==> flow/design.v <==
`timescale 1ns/1ps
module solution (
    input clk,
    input rst,
    input row_valid,
    input [281:0] row_data,
    output reg [63:0] splitters_hit,
    output reg done
);
    localparam WIDTH = 141;
    localparam HEIGHT = 142;
    localparam ROW_BITS = 282;
    reg [31:0] y;
    reg [WIDTH-1:0] active_mask;
    reg [ROW_BITS-1:0] current_row_data;
    wire [WIDTH-1:0] next_active;
    wire [15:0]      row_hit_count;  
    genvar i;
    wire [WIDTH-1:0] effective_active;
    wire [WIDTH-1:0] is_split;
    wire [WIDTH-1:0] beam_throwing_left;  
    wire [WIDTH-1:0] beam_throwing_right;  
    wire [WIDTH-1:0] beam_passing_down;    
    generate
        for (i=0; i<WIDTH; i=i+1) begin : cells
            wire [1:0] code = current_row_data[2*i+1 : 2*i];
            assign is_split[i] = (code == 2'd1);
            wire is_source = (code == 2'd2);
            assign effective_active[i] = active_mask[i] | is_source;
            assign beam_throwing_left[i]  = effective_active[i] & is_split[i];
            assign beam_throwing_right[i] = effective_active[i] & is_split[i];
            assign beam_passing_down[i]   = effective_active[i] & (~is_split[i]);
        end
    endgenerate
    generate
        for (i=0; i<WIDTH; i=i+1) begin : routing
            wire from_left;
            wire from_right;
            wire from_up;
            if (i == 0) assign from_left = 0;
            else assign from_left = beam_throwing_right[i-1];  
            if (i == WIDTH-1) assign from_right = 0;
            else assign from_right = beam_throwing_left[i+1];  
            assign from_up = beam_passing_down[i];
            assign next_active[i] = from_left | from_right | from_up;
        end
    endgenerate
    reg [15:0] pop_count;
    integer k;
    always @(*) begin
        pop_count = 0;
        for (k=0; k<WIDTH; k=k+1) begin
            if (effective_active[k] && is_split[k]) begin
                pop_count = pop_count + 1;
            end
        end
    end
    always @(posedge clk) begin
        if (rst) begin
            y <= 0;
            active_mask <= 0;
            splitters_hit <= 0;
            done <= 0;
        end else begin
            if (!done && row_valid) begin
                splitters_hit <= splitters_hit + pop_count;
                active_mask <= next_active;
                if (y == HEIGHT - 1) begin
                    done <= 1;
                end else begin
                    y <= y + 1;
                end
            end
        end
    end
    always @(*) begin
        current_row_data = row_data;
    end
endmodule
# Tool chain data of solution
# The steps from the RTL of solution to its reports follow in flow order.
# Line numbers count from 1 in the design file above.
# Not given: -
[setup]
top_module = "solution"
clk_port = "clk"
library = "sky130hd"
lib_corner = "tt_025C_1v80"

# Word-level counts
# Counts by Yosys on the flattened word-level netlist (proc, flatten, opt, wreduce; memories kept). Register bits leave out memories and registers merged into their read ports (data or address); mux counts leave out enables and synchronous resets folded into registers. Print and check cells are left out. Cells with the same type and inputs are merged into one.
[op_classes]
addsub = 142
equal = 283
n_mux = 141
bitwise = 845
reduce_logical = 145
[op_table]
columns = ["operator", "n"]
rows = [
  ["adder 16 x 1 -> 16 bit (second input constant)", 140],
  ["two-way mux 16 bit", 140],
  ["bitwise OR 1 bit", 421],
  ["AND 1 bit", 282],
  ["== test 2 x 1 -> 1 bit (second input constant)", 141],
  ["== test 2 bit (second input constant)", 141],
  ["logical AND 1 bit", 142],
  ["inverter 1 bit", 142],
  ["adder 64 x 16 -> 64 bit", 1],
  ["adder 32 x 1 -> 32 bit (second input constant)", 1],
  ["== test 32 x 8 -> 1 bit (second input constant)", 1],
  ["AND reduction 2 bit", 2],
  ["zero test 1 bit", 1],
  ["two-way mux 1 bit", 1],
]
[bits]
register_bits = 238
in_bits = 285
output_inout_bits = 65
word_cells = 1560

# Longest topological paths
# Yosys ltp: most cells in a row. Word level: on the elaborated netlist, between registers, memories and ports. Mapped: between sequential cells and ports; inverters and the memories' decode and read muxes count.
[logic_depth]
ltp_word = 285
abc_area = 0
mapped_depth = 471
ltp_nobuf = 470

# Netlist
# Source: synth_stat.txt of the flow (Yosys; design flattened, memories mapped). It holds for the ABC_AREA given above (unset counts as 0); a run with the other value may have another netlist.
[mapped]
stdcells = 7969
mapped_area_mm2 = 0.0580369
seq_area_mm2 = 0.0047646
ff_cells = 238
n_buf = 229
[by_type]
columns = ["cell_type", "n", "area_total_um2"]
rows = [
  ["sky130_fd_sc_hd__xnor2_1", 893, 7.82E+03],
  ["sky130_fd_sc_hd__dfxtp_1", 238, 4764.57],
  ["sky130_fd_sc_hd__xor2_1", 421, 3.69E+03],
  ["sky130_fd_sc_hd__nor2_1", 958, 3.6E+03],
  ["sky130_fd_sc_hd__nand2_1", 850, 3190.56],
  ["sky130_fd_sc_hd__xnor3_1", 134, 3.02E+03],
  ["sky130_fd_sc_hd__ha_1", 160, 2001.92],
  ["sky130_fd_sc_hd__a21oi_1", 326, 1.63E+03],
  ["sky130_fd_sc_hd__o21ai_0", 295, 1.48E+03],
  ["sky130_fd_sc_hd__nor2b_1", 223, 1.4E+03],
  ["sky130_fd_sc_hd__nand3_1", 266, 1.33E+03],
  ["sky130_fd_sc_hd__a311oi_1", 136, 1.19E+03],
  ["sky130_fd_sc_hd__nand3b_1", 152, 1.14E+03],
  ["sky130_fd_sc_hd__nor3_1", 219, 1.1E+03],
  ["sky130_fd_sc_hd__inv_1", 290, 1.09E+03],
  ["sky130_fd_sc_hd__mux2i_1", 109, 1.09E+03],
  ["sky130_fd_sc_hd__nand2b_1", 171, 1.07E+03],
  ["sky130_fd_sc_hd__xnor2_2", 62, 1.01E+03],
]
# Not listed: further types 133, cells in them 2066.

# Worst setup path after synthesis
# OpenSTA on the mapped netlist: ideal clock, no wires. The path of least setup slack (recovery checks aside). Input and output delay are each 20% of the period. Register names are those of the netlist, which keeps one name where synthesis merged equal registers.
[synth_timing]
kind = "input port to flip-flop"
start = "in row_data[3]"
end = "reg splitters_hit[58]"
tclk_ps = 100000
input_delay_ps = 20000
setup_ps = 128
launch_ps = 20000
t_arrival_ps = 100190
t_required_ps = 99872
setup_slack_ps = -317
path_delay_ps = 80318
stages = 454
n_path_buf = 2
synth_period_reached_ps = 100317
# "path_delay_ps" is the arrival time less input delay plus setup time.
# "stages": output pins that drive a net of the path, with the launching flip-flop's if there is one; two outputs of one cell count as two.
# "synth_period_reached_ps" is the clock period less the worst setup slack; recovery checks do not enter. This is arithmetic on one report: input and output delays are still those of the set period (20% each).
# The rows between start and end are the longest chain of elaborated cells between them; the timing report does not say that the signal goes this way. Where chains are equally long, one stands for them.
# Each line given opens the expression or statement behind the cell; cells for indexed reads and writes are added by Yosys, which also makes memories of some case tables.
[synth_between]
cell_sequence = "sky130_fd_sc_hd__nand3b_1 > sky130_fd_sc_hd__ha_1 > sky130_fd_sc_hd__inv_1 > sky130_fd_sc_hd__xnor3_2 > sky130_fd_sc_hd__ha_1 > sky130_fd_sc_hd__nor4bb_1 > sky130_fd_sc_hd__a21oi_1 > sky130_fd_sc_hd__ha_1 > sky130_fd_sc_hd__nor4bb_1 > sky130_fd_sc_hd__a21o_1 > sky130_fd_sc_hd__a31oi_1 > sky130_fd_sc_hd__xnor2_1 > sky130_fd_sc_hd__a21oi_1 > sky130_fd_sc_hd__ha_1 > sky130_fd_sc_hd__or4bb_1 > sky130_fd_sc_hd__o311ai_1 > sky130_fd_sc_hd__a22oi_1 > sky130_fd_sc_hd__ha_1 > (+418 left out) > sky130_fd_sc_hd__nand3b_1 > sky130_fd_sc_hd__nand2_1 > sky130_fd_sc_hd__xor2_1 > sky130_fd_sc_hd__or3_1 > sky130_fd_sc_hd__or3_1 > sky130_fd_sc_hd__a21oi_1 > sky130_fd_sc_hd__xnor3_1 > sky130_fd_sc_hd__ha_1 > sky130_fd_sc_hd__o21ai_0 > sky130_fd_sc_hd__a21oi_1 > sky130_fd_sc_hd__nand4_1 > sky130_fd_sc_hd__nor3_1 > sky130_fd_sc_hd__and3_1 > sky130_fd_sc_hd__clkbuf_1 > sky130_fd_sc_hd__nor2b_1 > sky130_fd_sc_hd__nand4_1 > sky130_fd_sc_hd__xor2_1 > sky130_fd_sc_hd__nor2_1"
elab_chain_len = 283
cone_cells = 284
cone_lines = 6
classes_between = "140 x add/sub; 2 x eq/ne; 140 x mux; 1 x logic; 1 x reduce/logical"
[synth_rtl]
columns = ["element", "line", "text"]
rows = [
  ["start: declaration", 6, "input [281:0] row_data,"],
  ["== test 2 bit", 28, "wire is_source = (code == 2'd2);"],
  ["bitwise OR 1 bit", 29, "assign effective_active[i] = active_mask[i] | is_source;"],
  ["logical AND 1 bit", 53, "if (effective_active[k] && is_split[k]) begin"],
  ["two-way mux 16 bit", 53, ""],
  ["adder 16 x 1 -> 16 bit", 54, "pop_count = pop_count + 1;"],
  ["two-way mux 16 bit", 53, ""],
  ["adder 16 x 1 -> 16 bit", 54, ""],
  ["(+269 left out)", "-", ""],
  ["adder 16 x 1 -> 16 bit", 54, ""],
  ["two-way mux 16 bit", 53, ""],
  ["adder 16 x 1 -> 16 bit", 54, ""],
  ["two-way mux 16 bit", 53, ""],
  ["adder 16 x 1 -> 16 bit", 54, ""],
  ["two-way mux 16 bit", 53, ""],
  ["adder 64 x 16 -> 64 bit", 66, "splitters_hit <= splitters_hit + pop_count;"],
  ["end: assignment", 62, "splitters_hit <= 0;"],
  ["end: assignment", 66, ""],
  ["end: declaration", 7, "output reg [63:0] splitters_hit,"],
]

# Path in the finished layout
# From the final timing report of record 3: the path of least setup slack in the routed layout; clock arrival at registers is part of the times.
# The report prints the path's times to 10 ps; the period is as set.
[layout_timing]
kind = "input port to flip-flop"
start = "in row_data[6]"
end = "reg splitters_hit[63]"
tclk_ps = 60400
input_delay_ps = 12080
setup_ps = 120
launch_ps = 12080
t_arrival_ps = 86490
t_required_ps = 60940
setup_slack_ps = -25550
stages = 455
n_path_buf = 17
# The rows between start and end are the longest chain of elaborated cells between them; the timing report does not say that the signal goes this way. Where chains are equally long, one stands for them.
[layout_between]
cell_sequence = "sky130_fd_sc_hd__clkdlybuf4s50_1 > sky130_fd_sc_hd__and3b_2 > sky130_fd_sc_hd__xnor3_2 > sky130_fd_sc_hd__ha_4 > sky130_fd_sc_hd__nor4bb_4 > sky130_fd_sc_hd__a21oi_2 > sky130_fd_sc_hd__ha_4 > sky130_fd_sc_hd__nor4bb_4 > sky130_fd_sc_hd__a21o_1 > sky130_fd_sc_hd__a31oi_4 > sky130_fd_sc_hd__xnor2_2 > sky130_fd_sc_hd__a21oi_2 > sky130_fd_sc_hd__ha_1 > sky130_fd_sc_hd__or4bb_1 > sky130_fd_sc_hd__o311ai_4 > sky130_fd_sc_hd__a22oi_2 > sky130_fd_sc_hd__ha_4 > sky130_fd_sc_hd__nand2_4 > (+419 left out) > sky130_fd_sc_hd__xor2_4 > sky130_fd_sc_hd__o31ai_2 > sky130_fd_sc_hd__a21oi_1 > sky130_fd_sc_hd__ha_1 > sky130_fd_sc_hd__buf_6 > sky130_fd_sc_hd__inv_2 > sky130_fd_sc_hd__o21bai_1 > sky130_fd_sc_hd__a21oi_2 > sky130_fd_sc_hd__o21ai_1 > sky130_fd_sc_hd__buf_4 > sky130_fd_sc_hd__and3_4 > sky130_fd_sc_hd__nand3_4 > sky130_fd_sc_hd__nor3_4 > sky130_fd_sc_hd__nand3_2 > sky130_fd_sc_hd__nor2_4 > sky130_fd_sc_hd__nand4_1 > sky130_fd_sc_hd__xor2_1 > sky130_fd_sc_hd__nor2_1"
elab_chain_len = 279
cone_cells = 280
cone_lines = 6
classes_between = "138 x add/sub; 2 x eq/ne; 138 x mux; 1 x logic; 1 x reduce/logical"
[layout_rtl]
columns = ["element", "line", "text"]
rows = [
  ["start: declaration", 6, "input [281:0] row_data,"],
  ["== test 2 bit", 28, "wire is_source = (code == 2'd2);"],
  ["bitwise OR 1 bit", 29, "assign effective_active[i] = active_mask[i] | is_source;"],
  ["logical AND 1 bit", 53, "if (effective_active[k] && is_split[k]) begin"],
  ["two-way mux 16 bit", 53, ""],
  ["adder 16 x 1 -> 16 bit", 54, "pop_count = pop_count + 1;"],
  ["two-way mux 16 bit", 53, ""],
  ["adder 16 x 1 -> 16 bit", 54, ""],
  ["(+265 left out)", "-", ""],
  ["adder 16 x 1 -> 16 bit", 54, ""],
  ["two-way mux 16 bit", 53, ""],
  ["adder 16 x 1 -> 16 bit", 54, ""],
  ["two-way mux 16 bit", 53, ""],
  ["adder 16 x 1 -> 16 bit", 54, ""],
  ["two-way mux 16 bit", 53, ""],
  ["adder 64 x 16 -> 64 bit", 66, "splitters_hit <= splitters_hit + pop_count;"],
  ["end: assignment", 62, "splitters_hit <= 0;"],
  ["end: assignment", 66, ""],
  ["end: declaration", 7, "output reg [63:0] splitters_hit,"],
]

# Module solution, platform sky130hd: 5 stored runs of the flow (Yosys, OpenROAD) with differing settings, in no particular order. Input and output delays are each 20% of the period that was set; the output load is 0.01 pF.
# By "period_less_ws_ps" is meant the clock period of the run minus its worst setup slack. This is arithmetic on one report: input and output delays are still those of the set period (20% each).
# By "worst_path_ps" is meant the share of the clock period that the worst setup path is allowed (20% is reserved at inputs, 20% at outputs), minus its slack. Clock arrival times at its registers enter into it.
# "fin_power_uw": no workload was simulated; the value follows from the tool's default switching activity.
# "worst_path_ps" is given in steps of 10 ps.

[[run]]
name = "record 1"
[run.settings]
CAP_MARGIN = 40
CELL_PAD_IN_SITES_DETAIL_PLACEMENT = 2
CELL_PAD_IN_SITES_GLOBAL_PLACEMENT = 1
CORE_MARGIN = 7
CORE_UTILIZATION = 68
CTS_CLUSTER_SIZE = 46
PLACE_DENSITY_LB_ADDON = 0.18
SLEW_MARGIN = 5
TNS_END_PERCENT = 30
period_ns = 164.0
[run.results]
outcome = "incomplete, placement halted on FLW-0024"

[[run]]
name = "record 2"
[run.settings]
ABC_AREA = 1
CAP_MARGIN = 0
CORE_ASPECT_RATIO = 1.1
CORE_MARGIN = 3
CORE_UTILIZATION = 71
CTS_CLUSTER_DIAMETER = 78
CTS_CLUSTER_SIZE = 74
GPL_ROUTABILITY_DRIVEN = 0
HOLD_SLACK_MARGIN = 0.22
MIN_ROUTING_LAYER = "met2"
TNS_END_PERCENT = 95
period_ns = 95.0
SLEW_MARGIN = 20
[run.results]
outcome = "incomplete, routing halted on GRT-0232"

[[run]]
name = "record 3"
[run.settings]
ABC_AREA = 0
CAP_MARGIN = 35
CELL_PAD_IN_SITES_GLOBAL_PLACEMENT = 2
CORE_MARGIN = 5
CORE_UTILIZATION = 44
CTS_CLUSTER_DIAMETER = 214
GPL_ROUTABILITY_DRIVEN = 1
MIN_ROUTING_LAYER = "met2"
PLACE_DENSITY = 0.55
SETUP_SLACK_MARGIN = 5.0
SLEW_MARGIN = 15
period_ns = 60.4
[run.results]
synthArea_mm2 = 0.0580369
fin_power_uw = 2183
total_negative_slack_ps = -1563330
fin_util_frac = 0.658
hold_worst_slack_ps = 477
total_die_area_mm2 = 0.139267
final_setup_ws_ps = -25550
worst_path_ps = 73870
critical_path_type = "input port to flip-flop"
finish.stdcell_area_mm2 = 0.0864467
period_less_ws_ps = 85950

[[run]]
name = "record 4"
[run.settings]
ABC_AREA = 1
CELL_PAD_IN_SITES_DETAIL_PLACEMENT = 2
CELL_PAD_IN_SITES_GLOBAL_PLACEMENT = 2
CORE_ASPECT_RATIO = 1.63
CORE_MARGIN = 8
CORE_UTILIZATION = 53
CTS_CLUSTER_DIAMETER = 285
GPL_TIMING_DRIVEN = 0
HOLD_SLACK_MARGIN = 0.13
MAX_ROUTING_LAYER = "met5"
MIN_ROUTING_LAYER = "met2"
PLACE_DENSITY_LB_ADDON = 0.29
SLEW_MARGIN = 5
period_ns = 149.0
CAP_MARGIN = 20
[run.results]
outcome = "incomplete, placement halted on FLW-0024"

[[run]]
name = "record 5"
[run.settings]
ABC_AREA = 1
CELL_PAD_IN_SITES_GLOBAL_PLACEMENT = 3
CORE_ASPECT_RATIO = 1.23
CORE_UTILIZATION = 66
CTS_CLUSTER_DIAMETER = 365
CTS_CLUSTER_SIZE = 56
MAX_ROUTING_LAYER = "met5"
PLACE_DENSITY = 0.52
SLEW_MARGIN = 0
TNS_END_PERCENT = 65
period_ns = 154.0
CAP_MARGIN = 20
CORE_MARGIN = 2
[run.results]
outcome = "incomplete, placement halted on GPL-0301"
